==> flow/design.v <==
module APB_MASTER(PCLK,PRESETn,PREADY,ST,WEN,APB_WADRS,APB_RADRS,APB_WDATA,PRDATA,PSEL,PLSVERR,PENABLE,PWRITE,PADDR,PWDATA,APB_RDATA_OUT);
input ST,WEN;
input [8:0] APB_WADRS,APB_RADRS;
input [7:0] APB_WDATA;
output [7:0] APB_RDATA_OUT;
input PCLK,PRESETn,PREADY;
input [7:0] PRDATA;
output reg PSEL,PLSVERR;
output reg PENABLE,PWRITE;
output reg [8:0] PADDR;
output reg [7:0] PWDATA;
reg [1:0] PS,NS;
localparam  IDLE=2'b00,
            SETUP=2'b01,
            ACCESS=2'b10;
reg setup_error;
reg invalid_setup_error;
reg [7:0] rdata;
assign APB_RDATA_OUT = rdata;
always @(posedge PCLK)
begin
    if(!PRESETn)
        PS<=IDLE;
    else
        PS<=NS;
end
always @(*)
begin
    case(PS)
        IDLE:
        begin
            if(ST)
            begin
                NS=SETUP;
            end
            else
            begin
                NS=IDLE;
            end
        end
        SETUP:
        begin
            NS=ACCESS;
        end
        ACCESS:
        begin
            if(!PREADY)
                NS=ACCESS;
            else
            begin
                if(ST)
                    NS=SETUP;
                else
                    NS=IDLE;
            end
        end
        default:NS=IDLE;
    endcase
end
always @(posedge PCLK)
begin
    if(!PRESETn)
    begin
        PSEL     <= 0;
        PENABLE  <= 0;
        PWRITE   <= 0;
        PADDR    <= 0;
        PWDATA   <= 0;
    end
    else
    case(NS)
        IDLE:
        begin
            PSEL     <= 0;
            PENABLE  <= 0;
            PWRITE   <= 0;
            PADDR    <= 0;
            PWDATA   <= 0;
        end
        SETUP:
        begin
            PSEL    <= 1;
            PENABLE <= 0;
            PWRITE  <= WEN;
            PADDR   <= WEN ? APB_WADRS : APB_RADRS;
            PWDATA  <= APB_WDATA;
        end
        ACCESS:
        begin
            PSEL    <= 1;
            PENABLE <= 1;
        end
        default:
        begin
            PSEL     <= 0;
            PENABLE  <= 0;
            PWRITE   <= 0;
            PADDR    <= 0;
            PWDATA   <= 0;
        end
    endcase
end
always @(posedge PCLK)
begin
    if(!PRESETn)
        rdata <= 0;
    else if (PS == ACCESS && !PWRITE && PREADY)
        rdata <= PRDATA;
end
always @(*)
begin
    if (PADDR > 9'h03F)
        setup_error = 1'b1;
    else
        setup_error = 1'b0;
    invalid_setup_error = setup_error;
end
always @(posedge PCLK)
begin
    if(!PRESETn)
        PLSVERR <= 0;
    else
        PLSVERR <= invalid_setup_error;
end
endmodule
module APB_SLAVE(
 input PCLK,PRESETn,
 input PSEL,PENABLE,PWRITE,
 input [7:0]PADDR,PWDATA,
 output [7:0]PRDATA,
 output reg PREADY );
reg [7:0] mem [0:63];
assign PRDATA = (PADDR < 8'd64) ? mem[PADDR[5:0]] : 8'h00;
always @(*)
begin
 if(!PRESETn)
      PREADY = 0;
 else if(PSEL && PENABLE)
      PREADY = 1;
 else
      PREADY = 0;
end
always @(posedge PCLK)
begin
 if(PREADY && PWRITE && (PADDR < 8'd64))
      mem[PADDR[5:0]] <= PWDATA;
end
endmodule
module APB_TOP(
    input PCLK, PRESETn,
    input ST, WEN,
    input [8:0] APB_WADRS, APB_RADRS,
    input [7:0] APB_WDATA,
    output [7:0] APB_RDATA_OUT,
    output PSLVERR
);
    wire PSEL, PENABLE, PWRITE, PREADY;
    wire [8:0] PADDR;
    wire [7:0] PWDATA, PRDATA;
    APB_MASTER MASTER_INST (
        .PCLK(PCLK),
        .PRESETn(PRESETn),
        .PREADY(PREADY),
        .ST(ST),
        .WEN(WEN),
        .APB_WADRS(APB_WADRS),
        .APB_RADRS(APB_RADRS),
        .APB_WDATA(APB_WDATA),
        .PRDATA(PRDATA),
        .PSEL(PSEL),
        .PLSVERR(PSLVERR),
        .PENABLE(PENABLE),
        .PWRITE(PWRITE),
        .PADDR(PADDR),
        .PWDATA(PWDATA),
        .APB_RDATA_OUT(APB_RDATA_OUT)
    );
    APB_SLAVE SLAVE_INST (
        .PCLK(PCLK),
        .PRESETn(PRESETn),
        .PSEL(PSEL),
        .PENABLE(PENABLE),
        .PWRITE(PWRITE),
        .PADDR(PADDR[7:0]),  
        .PWDATA(PWDATA),
        .PRDATA(PRDATA),
        .PREADY(PREADY)
    );
endmodule
# Reports on APB_TOP
# Module APB_TOP before and after one edit of its RTL, step after step.
# Lines under "orig" count in the file above, lines under "edited" in the edited file.
# "delta" is "edited" less "orig", of the values as shown; "change_rel_pct" is that difference over "orig", in percent.
# Operators: Yosys type, input widths -> output width; for muxes data width and select width s.
# Cell names lack the library's common part.
setup:
  top_module: "APB_TOP"
  clock_port: "PCLK"
  lib: "sky130hd"
  pvt_corner: "tt_025C_1v80"

# The edit
# The edit as a unified diff against the file above.
# A script made this edit. It changes what the design does and was not meant as an optimisation.
# begin of diff
@@ -116,11 +116,5 @@
     invalid_setup_error = setup_error;
 end
-always @(posedge PCLK)
-begin
-    if(!PRESETn)
-        PLSVERR <= 0;
-    else
-        PLSVERR <= invalid_setup_error;
-end
+always @(*) PLSVERR = invalid_setup_error;
 endmodule
 module APB_SLAVE(
# end of diff

# After elaboration
# Counts by Yosys on the flattened word-level netlist (proc, flatten, opt, wreduce; memories kept). Print and check cells are left out. Cells with the same type and inputs are merged into one.
# Memory sizes are those after Yosys's memory passes, which may raise the word count (mostly to a power of two), join words into wider ones and drop unused or constant bits.
classes:
  columns: ["item", "orig", "edited", "delta", "change_rel_pct"]
  rows:
  - ["n_cmp", 2, 2, 0, 0.00]
  - ["eq_ne", 4, 4, 0, 0.00]
  - ["mux", 18, 18, 0, 0.00]
  - ["reduce_and_logical", 8, 8, 0, 0.00]
op_table:
  columns: ["op", "orig", "edited", "delta", "change_rel_pct"]
  rows:
  - ["$mux 1", 7, 7, 0, 0.00]
  - ["$logic_and 1x1->1", 5, 5, 0, 0.00]
  - ["$mux 6", 3, 3, 0, 0.00]
  - ["$eq 2x1->1 const B", 2, 2, 0, 0.00]
  - ["$eq 2x2->1 const B", 2, 2, 0, 0.00]
  - ["$mux 8", 2, 2, 0, 0.00]
  - ["$gt 9x6->1 const B", 1, 1, 0, 0.00]
  - ["$logic_not 1->1", 1, 1, 0, 0.00]
  - ["$logic_not 2->1", 1, 1, 0, 0.00]
  - ["$lt 8x7->1 const B", 1, 1, 0, 0.00]
  - ["$mux 2", 1, 1, 0, 0.00]
  - ["$mux 9", 1, 1, 0, 0.00]
  - ["$pmux 1 s2", 1, 1, 0, 0.00]
  - ["$pmux 2 s3", 1, 1, 0, 0.00]
  - ["$pmux 8 s2", 1, 1, 0, 0.00]
  - ["$pmux 9 s2", 1, 1, 0, 0.00]
  - ["$reduce_or 2->1", 1, 1, 0, 0.00]
word_totals:
  columns: ["item", "orig", "edited", "delta", "change_rel_pct"]
  rows:
  - ["regBits", 31, 30, -1, -3.23]
  - ["mem_bits_rw", 512, 512, 0, 0.00]
  - ["clocked_rd_ports_x_width", 8, 8, 0, 0.00]
  - ["mem_count", 1, 1, 0, 0.00]
  - ["input_bits", 30, 30, 0, 0.00]
  - ["output_inout_bits", 9, 9, 0, 0.00]
  - ["word_cells", 41, 40, -1, -2.44]
memory_table:
  columns: ["item", "orig", "edited"]
  rows:
  - ["memory_list", "SLAVE_INST.mem 64 x 8 bit 1R1W", "SLAVE_INST.mem 64 x 8 bit 1R1W"]

# Depth
# Yosys ltp: most cells in a row. Word level: on the elaborated netlist, between registers, memories and ports. Mapped: between sequential cells and ports; inverters and the memories' decode and read muxes count.
logic_depth:
  columns: ["item", "orig", "edited", "delta", "change_rel_pct"]
  rows:
  - ["word_depth", 9, 9, 0, 0.00]
  - ["ABC_AREA", "0", "0", null, null]
  - ["depth_mapped", 10, 10, 0, 0.00]
  - ["depth_no_buf", 8, 7, -1, -12.50]

# After synthesis
# Yosys stat after the flow's synthesis: flattened, memories mapped to cells. It holds for the ABC_AREA given above (unset counts as 0); a run with the other value may have another netlist.
types:
  columns: ["cell_type", "orig", "edited", "delta", "change_rel_pct"]
  rows:
  - ["a22oi_1", 16, 48, 32, 200.00]
  - ["a22o_1", 25, 9, -16, -64.00]
  - ["a221oi_1", 16, 0, -16, -100.00]
  - ["a21oi_1", 10, 26, 16, 160.00]
  - ["buf_2", 15, 25, 10, 66.67]
  - ["a2111oi_0", 12, 4, -8, -66.67]
  - ["a221o_1", 0, 8, 8, null]
  - ["buf_4", 12, 6, -6, -50.00]
  - ["o22ai_1", 10, 4, -6, -60.00]
  - ["a211o_1", 8, 2, -6, -75.00]
  - ["nand2_1", 21, 26, 5, 23.81]
  - ["nor4_1", 3, 8, 5, 166.67]
  - ["a211oi_1", 8, 4, -4, -50.00]
  - ["mux2_2", 4, 8, 4, 100.00]
  - ["nor3_1", 2, 6, 4, 200.00]
  - ["clkbuf_1", 21, 18, -3, -14.29]
  - ["mux2i_1", 117, 115, -2, -1.71]
  - ["nor2b_1", 20, 18, -2, -10.00]
# The list need not be complete.
synth_totals:
  columns: ["item", "orig", "edited", "delta", "change_rel_pct"]
  rows:
  - ["mapped_cells", 1085, 1095, 10, 0.92]
  - ["mapped_area_um2", 21252.9, 21210.3, -42.6, -0.20]
  - ["seqArea_um2", 16135.5, 16115.5, -20.0, -0.12]
  - ["flip_flops", 550, 549, -1, -0.18]
  - ["buffers", 61, 60, -1, -1.64]
# The figures by module come from a second, unflattened synthesis with its own total; it is not the netlist above.
unflattened:
  columns: ["item", "orig", "edited", "delta", "change_rel_pct"]
  rows:
  - ["cells_unflattened", 1339, 1338, -1, -0.07]
  - ["area_unflattened_um2", 21561.9, 21536.9, -25.0, -0.12]
# Each row is one instance without its submodules.
modules_orig:
  columns: ["module", "n_inst", "n_cells", "area_um2", "seq_area_um2"]
  rows:
  - ["APB_SLAVE", 1, 1211, 20238.2, 15374.7]
  - ["APB_MASTER", 1, 128, 1323.8, 640.6]
  - ["APB_TOP", 1, 0, 0.0, 0.0]
modules_edited:
  columns: ["module", "n_inst", "n_cells", "area_um2", "seq_area_um2"]
  rows:
  - ["APB_SLAVE", 1, 1211, 20238.2, 15374.7]
  - ["APB_MASTER", 1, 127, 1298.7, 620.6]
  - ["APB_TOP", 1, 0, 0.0, 0.0]

# Timing after synthesis
# OpenSTA on the mapped netlist: ideal clock, no wires. The path of least setup slack (recovery checks aside). Input and output delay are each 20% of the period. Register names are those of the netlist, which keeps one name where synthesis merged equal registers.
synth_path:
  columns: ["item", "orig", "edited", "delta", "change_rel_pct"]
  rows:
  - ["path_kind", "input to register", "input to register", null, null]
  - ["start", "in PRESETn", "in PRESETn", null, null]
  - ["end", "reg MASTER_INST.PADDR[4]", "mem SLAVE_INST.mem[63][0]", null, null]
  - ["tclk_ps", 2700, 2700, 0, 0.00]
  - ["input_delay_ps", 540, 540, 0, 0.00]
  - ["setup_ps", 85, 370, 285, null]
  - ["t_first_pin_ps", 540, 540, 0, 0.00]
  - ["t_arrival_ps", 2202, 1891, -311, -14.12]
  - ["required_time_ps", 2615, 2330, -285, -10.90]
  - ["setup_slack_ps", 413, 439, 26, null]
  - ["delay_ps", 1747, 1721, -26, -1.49]
  - ["stages", 10, 5, -5, -50.00]
  - ["path_buffers", 3, 1, -2, -66.67]
  - ["synth_period_reached_ps", 2287, 2261, -26, -1.14]
# "delay_ps" is the arrival time less input delay plus setup time.
# "stages": output pins that drive a net of the path, with the launching flip-flop's if there is one; two outputs of one cell count as two.
# "synth_period_reached_ps" = period - worst setup slack (recovery checks aside). The figure is calculated, with input and output delays left at 20% of the set period.
# The rows between start and end are the longest chain of elaborated cells between them; the timing report does not say that the signal goes this way. Where chains are equally long, one stands for them.
# A line is the first line of the expression or statement that the cell stems from. Yosys adds cells for indexed reads and writes and turns some case tables into memories.
# A register here has more assigning lines than the two given.
synth_via_orig:
  cell_sequence: "clkbuf_1 and3_1 and2_1 o21ai_0 ha_1 and2_1 clkbuf_1 clkbuf_1 nand2_1 o21ai_0"
  elab_chain_cells: 5
  cells_between: 6
  lines_between: 4
  classes_between: "2 x eq/ne; 4 x mux"
synth_rtl_orig:
  columns: ["item", "line", "text"]
  rows:
  - ["from (decl)", 150, "input PCLK, PRESETn,"]
  - ["$mux 1", 136, "if(!PRESETn)"]
  - ["$mux 2", 47, "if(!PREADY)"]
  - ["$pmux 2 s3", 29, "case(PS)"]
  - ["$eq 2x2->1", 71, "case(NS)"]
  - ["$pmux 9 s2", 71, null]
  - ["to (assign)", 67, "PADDR    <= 0;"]
  - ["to (assign)", 85, "PADDR   <= WEN ? APB_WADRS : APB_RADRS;"]
  - ["to (decl)", 10, "output reg [8:0] PADDR;"]
# edited: The path ends at the enable pin of a flip-flop; only ways to that pin are counted.
synth_via_edited:
  cell_sequence: "clkbuf_1 nand3_1 nor3_1 nand3_1 nor2_1"
  elab_chain_cells: 4
  cells_between: 5
  lines_between: 2
  classes_between: "3 x mux; 2 x reduce/logical"
synth_rtl_edited:
  columns: ["item", "line", "text"]
  rows:
  - ["from (decl)", 144, "input PCLK, PRESETn,"]
  - ["$mux 1", 130, "if(!PRESETn)"]
  - ["$logic_and 1x1->1 (2 in a row)", 139, "if(PREADY && PWRITE && (PADDR < 8'd64))"]
  - ["$mux 6", 139, null]
  - ["to (decl)", 126, "reg [7:0] mem [0:63];"]

# Path in the finished layout
# Path of least setup slack in the final report of the runs of pair A (OpenROAD, finished layout, wires in). Where an end is a register, its clock arrival counts in the times.
# The path's times are printed in steps of 10 ps; the period is the one set.
layout_path:
  columns: ["item", "orig", "edited", "delta", "change_rel_pct"]
  rows:
  - ["path_kind", "register to register", "register to register", null, null]
  - ["start", "reg (name not given)", "reg (name not given)", null, null]
  - ["end", "reg MASTER_INST.rdata[5]", "reg MASTER_INST.rdata[3]", null, null]
  - ["tclk_ps", 2470, 2470, 0, 0.00]
  - ["setup_ps", 110, 110, 0, null]
  - ["t_first_pin_ps", 590, 600, 10, 1.69]
  - ["t_arrival_ps", 2990, 2880, -110, -3.68]
  - ["required_time_ps", 2970, 2950, -20, -0.67]
  - ["setup_slack_ps", -10, 70, 80, null]
  - ["stages", 9, 8, -1, -11.11]
  - ["path_buffers", 3, 2, -1, -33.33]
layout_via_orig:
  cell_sequence: "dfxtp_4 buf_12 buf_12 mux4_2 mux4_2 nor2b_2 a2111oi_2 buf_4 a211o_1"
layout_rtl_orig:
  columns: ["item", "line", "text"]
  rows:
  - ["to (assign)", 106, "rdata <= 0;"]
  - ["to (assign)", 108, "rdata <= PRDATA;"]
  - ["to (decl)", 18, "reg [7:0] rdata;"]
# orig: No chain of elaborated cells between the ends is given.
layout_via_edited:
  cell_sequence: "dfxtp_4 buf_12 buf_12 mux4_2 mux4_2 nor2b_2 a2111oi_2 a221o_1"
layout_rtl_edited:
  columns: ["item", "line", "text"]
  rows:
  - ["to (assign)", 106, "rdata <= 0;"]
  - ["to (assign)", 108, "rdata <= PRDATA;"]
  - ["to (decl)", 18, "reg [7:0] rdata;"]
# edited: No chain of elaborated cells between the ends is given.

# Layout results
# Both versions went through the flow (Yosys, OpenROAD) with the same settings in each pair. Constraints: input delay and output delay 20% of the set period each, output load 0.01 pF.
flow_settings_pair_A:
  CORE_UTILIZATION: 40
  SETUP_SLACK_MARGIN: 1.0
  period_ns: 2.47
  CAP_MARGIN: 20
  CORE_MARGIN: 2
  SLEW_MARGIN: 20
results_pair_A:
  columns: ["item", "orig", "edited", "delta", "change_rel_pct"]
  rows:
  - ["synth_area_um2", 21252.9, 21210.3, -42.6, -0.20]
  - ["design.die.area_um2", 54992.6, 54884.8, -107.8, -0.20]
  - ["finalCellArea_um2", 26700.6, 27154.8, 454.2, 1.70]
  - ["final_util_pct", 50.8, 51.8, 1.0, null]
  - ["timing.setup.ws_ps", -13, 72, 85, null]
  - ["setup_tns_ps", -34, 0, 34, null]
flow_settings_pair_B:
  CORE_UTILIZATION: 71
  GPL_TIMING_DRIVEN: 1
  PLACE_DENSITY_LB_ADDON: 0.03
  SETUP_SLACK_MARGIN: 0.25
  period_ns: 2.39
  CAP_MARGIN: 20
  CORE_MARGIN: 2
  SLEW_MARGIN: 20
results_pair_B:
  columns: ["item", "orig", "edited", "delta", "change_rel_pct"]
  rows:
  - ["synth_area_um2", 21252.9, 21210.3, -42.6, -0.20]
  - ["design.die.area_um2", 31334.3, 31272.4, -61.9, -0.20]
  - ["finalCellArea_um2", 25329.3, 25653.4, 324.1, 1.28]
  - ["final_util_pct", 85.7, 86.8, 1.1, null]
  - ["timing.setup.ws_ps", -132, 10, 142, null]
  - ["setup_tns_ps", -325, 0, 325, null]
